==> flow/design.v <==
module subbytes#(
    parameter SBOX_WIDTH = 8,
    parameter SBOX_DEPTH = 256,
    parameter DATA_WIDTH = 16
)(
    input clk,
    input reset_n,
    input sbox_valid, 
    input [SBOX_WIDTH-1:0] sbox_out,
    input tvalid,
    input [DATA_WIDTH-1:0] in,       
    output reg valid,
    output reg [DATA_WIDTH-1:0] out       
);
    localparam NUM_BYTES = DATA_WIDTH / 8;
    reg [7:0] index;
    reg sbox_ready;
    reg [7:0] sbox_slice [0:NUM_BYTES-1][0:255];
    integer i;
    genvar g;
    always @(posedge clk or negedge reset_n) begin
        if (!reset_n) begin
            index <= 0;
            sbox_ready <= 0;
        end else if (sbox_valid && !sbox_ready) begin
            index <= index + 1;
            if (index == SBOX_DEPTH - 1) sbox_ready <= 1;
        end
    end
    generate
        for (g = 0; g < NUM_BYTES; g = g + 1) begin : MEM_WRITE
            always @(posedge clk) begin
                if (sbox_valid && !sbox_ready) begin
                    sbox_slice[g][index] <= sbox_out;
                end
            end
        end
    endgenerate
    wire [7:0] ram_read_data [0:NUM_BYTES-1];
    generate
        for (g = 0; g < NUM_BYTES; g = g + 1) begin : MEM_ASYNC_READ
            assign ram_read_data[g] = sbox_slice[g][in[g*8 +: 8]];
        end
    endgenerate
    always @(posedge clk or negedge reset_n) begin
        if (!reset_n) begin
            valid <= 0;
            out <= 0;
        end else begin
            if (tvalid && sbox_ready) valid <= 1;
            else valid <= 0;
            if (tvalid && sbox_ready) begin
                for (i = 0; i < NUM_BYTES; i = i + 1) begin
                    out[i*8 +: 8] <= ram_read_data[i];
                end
            end
        end
    end
endmodule
Subject: tool reports on subbytes

Hi,

From RTL to reports: subbytes
Tool output for the design above before and after an edit, in the order of the flow.
"orig" refers to lines of the RTL above, "edited" to lines of the edited file.
"delta" is "edited" less "orig", of the values as shown.
Operators carry their Yosys type and port widths (W data, S select, Z words).
Cell names lack the library's common part.
{"block": "inputs", "design": "subbytes", "clock": "clk", "cell_library": "sky130hd", "lib_corner": "tt_025C_1v80"}

Edit of the RTL
The edit as a unified diff against the file above.
The edit is scripted: it alters the design's behaviour and was not made to optimise anything.
begin of diff
@@ -2,5 +2,5 @@
     parameter SBOX_WIDTH = 8,
     parameter SBOX_DEPTH = 256,
-    parameter DATA_WIDTH = 16
+    parameter DATA_WIDTH = 12
 )(
     input clk,
end of diff

Word-level counts
Yosys after proc, flatten, opt, wreduce and memory -nomap, before mapping. Enables and synchronous resets that opt folds into registers are not counted as muxes. Memory bits, and registers merged into a memory's read port (data or address), are not among the register bits. Print and check cells are not counted.
Memory sizes are those after Yosys's memory passes, which may raise the word count (mostly to a power of two), join words into wider ones and drop unused or constant bits.
{"block": "op_classes", "element": "n_mux", "orig": 5, "edited": 4, "delta": -1}
{"block": "op_classes", "element": "n_addsub", "orig": 3, "edited": 1, "delta": -2}
{"block": "op_classes", "element": "eq_ne", "orig": 1, "edited": 1, "delta": 0}
{"block": "op_classes", "element": "n_reduce_logical", "orig": 6, "edited": 5, "delta": -1}
{"block": "op_table", "cell": "$add A9 B8 Y9 const A", "orig": 2, "edited": 0, "delta": -2}
{"block": "op_table", "cell": "$mux W9", "orig": 2, "edited": 0, "delta": -2}
{"block": "op_table", "cell": "$logic_not A1 Y1", "orig": 3, "edited": 2, "delta": -1}
{"block": "op_table", "cell": "$mux W8", "orig": 1, "edited": 2, "delta": 1}
Operator kinds equal on both sides are left out: 5.
{"block": "word_totals", "element": "clocked_rd_ports_x_width", "orig": 16, "edited": 8, "delta": -8}
{"block": "word_totals", "element": "output_inout_bits", "orig": 17, "edited": 13, "delta": -4}
{"block": "word_totals", "element": "elab_cells", "orig": 19, "edited": 15, "delta": -4}
{"block": "word_totals", "element": "mem_count", "orig": 1, "edited": 1, "delta": 0}
{"block": "word_totals", "element": "register_bits", "orig": 10, "edited": 10, "delta": 0}
{"block": "word_totals", "element": "input_bits", "orig": 28, "edited": 24, "delta": -4}
{"block": "word_totals", "element": "ram_bits", "orig": 4096, "edited": 2048, "delta": -2048}
{"block": "mem_list", "element": "mem_shapes", "orig": "sbox_slice 512 x 8 bit 2R2W", "edited": "sbox_slice 256 x 8 bit 1R1W"}

Depth
Yosys ltp: most cells in a row. Word level: on the elaborated netlist, between registers, memories and ports. Mapped: between sequential cells and ports; inverters and the memories' decode and read muxes count.
{"block": "logic_depth", "element": "depth_word", "orig": 3, "edited": 3, "delta": 0}
{"block": "logic_depth", "element": "abc_area", "orig": "0", "edited": "0"}
{"block": "logic_depth", "element": "mapped_depth", "orig": 13, "edited": 12, "delta": -1}
{"block": "logic_depth", "element": "mapped_depth_nobuf", "orig": 7, "edited": 7, "delta": 0}

Mapped cells and area
Source: synth_stat.txt of the flow (Yosys; design flattened, memories mapped). It holds for the ABC_AREA given above (unset counts as 0); a run with the other value may have another netlist.
{"block": "mapped", "element": "seqArea_um2", "orig": 62149.6, "edited": 61949.4, "delta": -200.2}
{"block": "mapped", "element": "ffs", "orig": 2074, "edited": 2066, "delta": -8}
{"block": "mapped", "element": "cell_count", "orig": 5796, "edited": 4083, "delta": -1713}
{"block": "mapped", "element": "yosys_area_um2", "orig": 98235.5, "edited": 81222.9, "delta": -17012.6}
{"block": "mapped", "element": "buf_cells", "orig": 467, "edited": 255, "delta": -212}
{"block": "types", "type": "mux2i_1", "orig": 885, "edited": 391, "delta": -494}
{"block": "types", "type": "mux4_2", "orig": 592, "edited": 249, "delta": -343}
{"block": "types", "type": "o22ai_1", "orig": 256, "edited": 125, "delta": -131}
{"block": "types", "type": "o221ai_1", "orig": 142, "edited": 51, "delta": -91}
{"block": "types", "type": "nand2_1", "orig": 196, "edited": 112, "delta": -84}
{"block": "types", "type": "a21oi_1", "orig": 149, "edited": 68, "delta": -81}
{"block": "types", "type": "o21ai_0", "orig": 137, "edited": 57, "delta": -80}
{"block": "types", "type": "buf_6", "orig": 106, "edited": 27, "delta": -79}
{"block": "types", "type": "mux4_1", "orig": 6, "edited": 79, "delta": 73}
{"block": "types", "type": "clkbuf_1", "orig": 168, "edited": 96, "delta": -72}
{"block": "types", "type": "a221oi_1", "orig": 94, "edited": 37, "delta": -57}
{"block": "types", "type": "a211oi_1", "orig": 99, "edited": 52, "delta": -47}
{"block": "types", "type": "buf_4", "orig": 75, "edited": 40, "delta": -35}
{"block": "types", "type": "nor2_1", "orig": 305, "edited": 284, "delta": -21}
{"block": "types", "type": "nand3_1", "orig": 60, "edited": 39, "delta": -21}
{"block": "types", "type": "buf_1", "orig": 25, "edited": 4, "delta": -21}
{"block": "types", "type": "nor3_1", "orig": 38, "edited": 20, "delta": -18}
{"block": "types", "type": "buf_2", "orig": 68, "edited": 51, "delta": -17}
Cell types equal on both sides are left out: 9.
Not every row of either side is listed.

Timing after synthesis
Source: OpenSTA report_checks on the synthesized netlist (no wires, ideal clock, input and output delay 20% of the period each), path of least setup slack; recovery checks are left aside. Register names are those of the netlist, which keeps one name where synthesis merged equal registers.
{"block": "synth_path", "element": "path_kind", "orig": "input to register", "edited": "input to register"}
{"block": "synth_path", "element": "startpoint", "orig": "input port in[8]", "edited": "input port in[0]"}
{"block": "synth_path", "element": "endpoint", "orig": "register out[15]", "edited": "register out[7]"}
{"block": "synth_path", "element": "launch_ns", "orig": 2.000, "edited": 2.000, "delta": 0.000}
{"block": "synth_path", "element": "slack_ns", "orig": 5.913, "edited": 6.092, "delta": 0.179}
{"block": "synth_path", "element": "required_ns", "orig": 9.876, "edited": 9.876, "delta": 0.000}
{"block": "synth_path", "element": "path_stages", "orig": 11, "edited": 9, "delta": -2}
{"block": "synth_path", "element": "setup_ns", "orig": 0.124, "edited": 0.124, "delta": 0.000}
{"block": "synth_path", "element": "path_delay_ns", "orig": 2.087, "edited": 1.908, "delta": -0.179}
{"block": "synth_path", "element": "t_arrival_ns", "orig": 3.963, "edited": 3.784, "delta": -0.179}
{"block": "synth_path", "element": "input_delay_ns", "orig": 2.000, "edited": 2.000, "delta": 0.000}
{"block": "synth_path", "element": "path_buffers", "orig": 6, "edited": 4, "delta": -2}
{"block": "synth_path", "element": "period_ns", "orig": 10.0, "edited": 10.0, "delta": 0.0}
{"block": "synth_path", "element": "synth_period_reached_ns", "orig": 4.087, "edited": 3.908, "delta": -0.179}
"path_delay_ns" = arrival - input delay + setup time.
"path_stages" counts driving pins, that of a launching flip-flop among them; a cell with two outputs on the path counts twice.
"synth_period_reached_ns" = period - worst setup slack (recovery checks aside). The figure is calculated, with input and output delays left at 20% of the set period.
Between the ends stands the longest chain of elaborated cells between them, by number of cells; it is not shown to be the way that was timed. Of several equally long chains one is given.
Each line given opens the expression or statement behind the cell; cells for indexed reads and writes are added by Yosys, which also makes memories of some case tables.
{"block": "synth_via_orig", "path_cell_list": "buf_4 > buf_8 > buf_8 > buf_6 > buf_4 > buf_4 > mux2i_1 > o22ai_1 > o41ai_1 > nor4_1 > a211o_1", "elab_chain_len": 1, "cells_between": 1, "cone_lines": 1, "classes_between": "add/sub: 1"}
{"block": "synth_rtl_orig", "element": "start, declared", "line": 11, "source": "input [DATA_WIDTH-1:0] in,"}
{"block": "synth_rtl_orig", "element": "$add A9 B8 Y9", "line": 42, "source": "assign ram_read_data[g] = sbox_slice[g][in[g*8 +: 8]];"}
{"block": "synth_rtl_orig", "element": "end, declared", "line": 13, "source": "output reg [DATA_WIDTH-1:0] out"}
{"block": "synth_via_edited", "path_cell_list": "buf_6 > buf_12 > buf_12 > buf_8 > mux4_1 > a221oi_1 > a21oi_1 > nor4b_1 > a211o_1"}
{"block": "synth_rtl_edited", "element": "start, declared", "line": 11, "source": "input [DATA_WIDTH-1:0] in,"}
{"block": "synth_rtl_edited", "element": "end, declared", "line": 13, "source": "output reg [DATA_WIDTH-1:0] out"}
edited: No chain of elaborated cells between the ends is given.

Worst path after layout
From the final timing report of each run of set A: the path of least setup slack in the routed layout; clock arrival at registers is part of the times.
{"block": "layout_path", "element": "path_kind", "orig": "input to register", "edited": "input to register"}
{"block": "layout_path", "element": "startpoint", "orig": "input port in[12]", "edited": "input port in[6]"}
{"block": "layout_path", "element": "endpoint", "orig": "register out[9]", "edited": "register out[2]"}
{"block": "layout_path", "element": "setup_ns", "orig": 0.06, "edited": 0.11, "delta": 0.05}
{"block": "layout_path", "element": "required_ns", "orig": 6.66, "edited": 6.57, "delta": -0.09}
{"block": "layout_path", "element": "path_buffers", "orig": 2, "edited": 1, "delta": -1}
{"block": "layout_path", "element": "launch_ns", "orig": 1.17, "edited": 1.17, "delta": 0.00}
{"block": "layout_path", "element": "input_delay_ns", "orig": 1.17, "edited": 1.17, "delta": 0.00}
{"block": "layout_path", "element": "path_stages", "orig": 9, "edited": 8, "delta": -1}
{"block": "layout_path", "element": "t_arrival_ns", "orig": 5.14, "edited": 4.88, "delta": -0.26}
{"block": "layout_path", "element": "period_ns", "orig": 5.84, "edited": 5.84, "delta": 0.00}
{"block": "layout_path", "element": "slack_ns", "orig": 1.53, "edited": 1.70, "delta": 0.17}
Between the ends stands the longest chain of elaborated cells between them, by number of cells; it is not shown to be the way that was timed. Of several equally long chains one is given.
{"block": "layout_via_orig", "path_cell_list": "buf_6 > buf_4 > nand3_1 > o22ai_1 > a211oi_1 > o21ai_0 > a21oi_1 > nor4b_1 > a211o_1", "elab_chain_len": 1, "cells_between": 1, "cone_lines": 1, "classes_between": "add/sub: 1"}
{"block": "layout_rtl_orig", "element": "start, declared", "line": 11, "source": "input [DATA_WIDTH-1:0] in,"}
{"block": "layout_rtl_orig", "element": "$add A9 B8 Y9", "line": 42, "source": "assign ram_read_data[g] = sbox_slice[g][in[g*8 +: 8]];"}
{"block": "layout_rtl_orig", "element": "end, declared", "line": 13, "source": "output reg [DATA_WIDTH-1:0] out"}
{"block": "layout_via_edited", "path_cell_list": "clkdlybuf4s50_1 > inv_1 > or2_2 > a2111oi_0 > a21oi_1 > nand3_1 > nor3_1 > a211o_1"}
{"block": "layout_rtl_edited", "element": "start, declared", "line": 11, "source": "input [DATA_WIDTH-1:0] in,"}
{"block": "layout_rtl_edited", "element": "end, declared", "line": 13, "source": "output reg [DATA_WIDTH-1:0] out"}
edited: No chain of elaborated cells between the ends is given.

Measured runs
Runs of the flow (Yosys, OpenROAD) on both versions; the two runs of a pair have the same settings. The constraints put input and output delay at 20% of the set period each and load the outputs with 0.01 pF.
{"block": "settings_set_A", "CORE_UTILIZATION": 45, "PLACE_DENSITY": 0.6, "period_ns": 5.84, "CAP_MARGIN": 20, "CORE_MARGIN": 2, "SLEW_MARGIN": 20}
{"block": "measured_set_A", "element": "achievedPeriod_ns", "orig": 4.314, "edited": 4.145, "delta": -0.169}
{"block": "measured_set_A", "element": "stdcell_area_um2", "orig": 109658.0, "edited": 90870.9, "delta": -18787.1}
{"block": "measured_set_A", "element": "die_area_um2", "orig": 222053.0, "edited": 183908.0, "delta": -38145.0}
{"block": "measured_set_A", "element": "finalUtil_frac", "orig": 0.505, "edited": 0.508, "delta": 0.003}
{"block": "measured_set_A", "element": "fin_ws_ns", "orig": 1.526, "edited": 1.695, "delta": 0.169}
{"block": "measured_set_A", "element": "ys_area_um2", "orig": 98235.5, "edited": 81222.9, "delta": -17012.6}
{"block": "measured_set_A", "element": "tns_setup_ns", "orig": 0.000, "edited": 0.000, "delta": 0.000}
{"block": "settings_set_B", "CELL_PAD_IN_SITES_DETAIL_PLACEMENT": 1, "CELL_PAD_IN_SITES_GLOBAL_PLACEMENT": 0, "CORE_MARGIN": 4, "CORE_UTILIZATION": 39, "HOLD_SLACK_MARGIN": 0.19, "PLACE_DENSITY_LB_ADDON": 0.13, "SETUP_SLACK_MARGIN": -0.39, "period_ns": 8.98, "CAP_MARGIN": 20, "SLEW_MARGIN": 20}
{"block": "measured_set_B", "element": "achievedPeriod_ns", "orig": 5.390, "edited": 4.928, "delta": -0.462}
{"block": "measured_set_B", "element": "ws_hold_ns", "orig": 0.568, "edited": 0.543, "delta": -0.025}
{"block": "measured_set_B", "element": "stdcell_area_um2", "orig": 109387.0, "edited": 91022.3, "delta": -18364.7}
{"block": "measured_set_B", "element": "die_area_um2", "orig": 259978.0, "edited": 215630.0, "delta": -44348.0}
{"block": "measured_set_B", "element": "finalUtil_frac", "orig": 0.438, "edited": 0.44, "delta": 0.002}
{"block": "measured_set_B", "element": "fin_ws_ns", "orig": 3.590, "edited": 4.052, "delta": 0.462}
{"block": "measured_set_B", "element": "ys_area_um2", "orig": 98235.5, "edited": 81222.9, "delta": -17012.6}
{"block": "measured_set_B", "element": "tns_setup_ns", "orig": 0.000, "edited": 0.000, "delta": 0.000}
"achievedPeriod_ns": clock period set for the run, less the worst setup slack. It is reckoned from that one timing run; input and output delays stay at 20% of the period that was set.

Regards
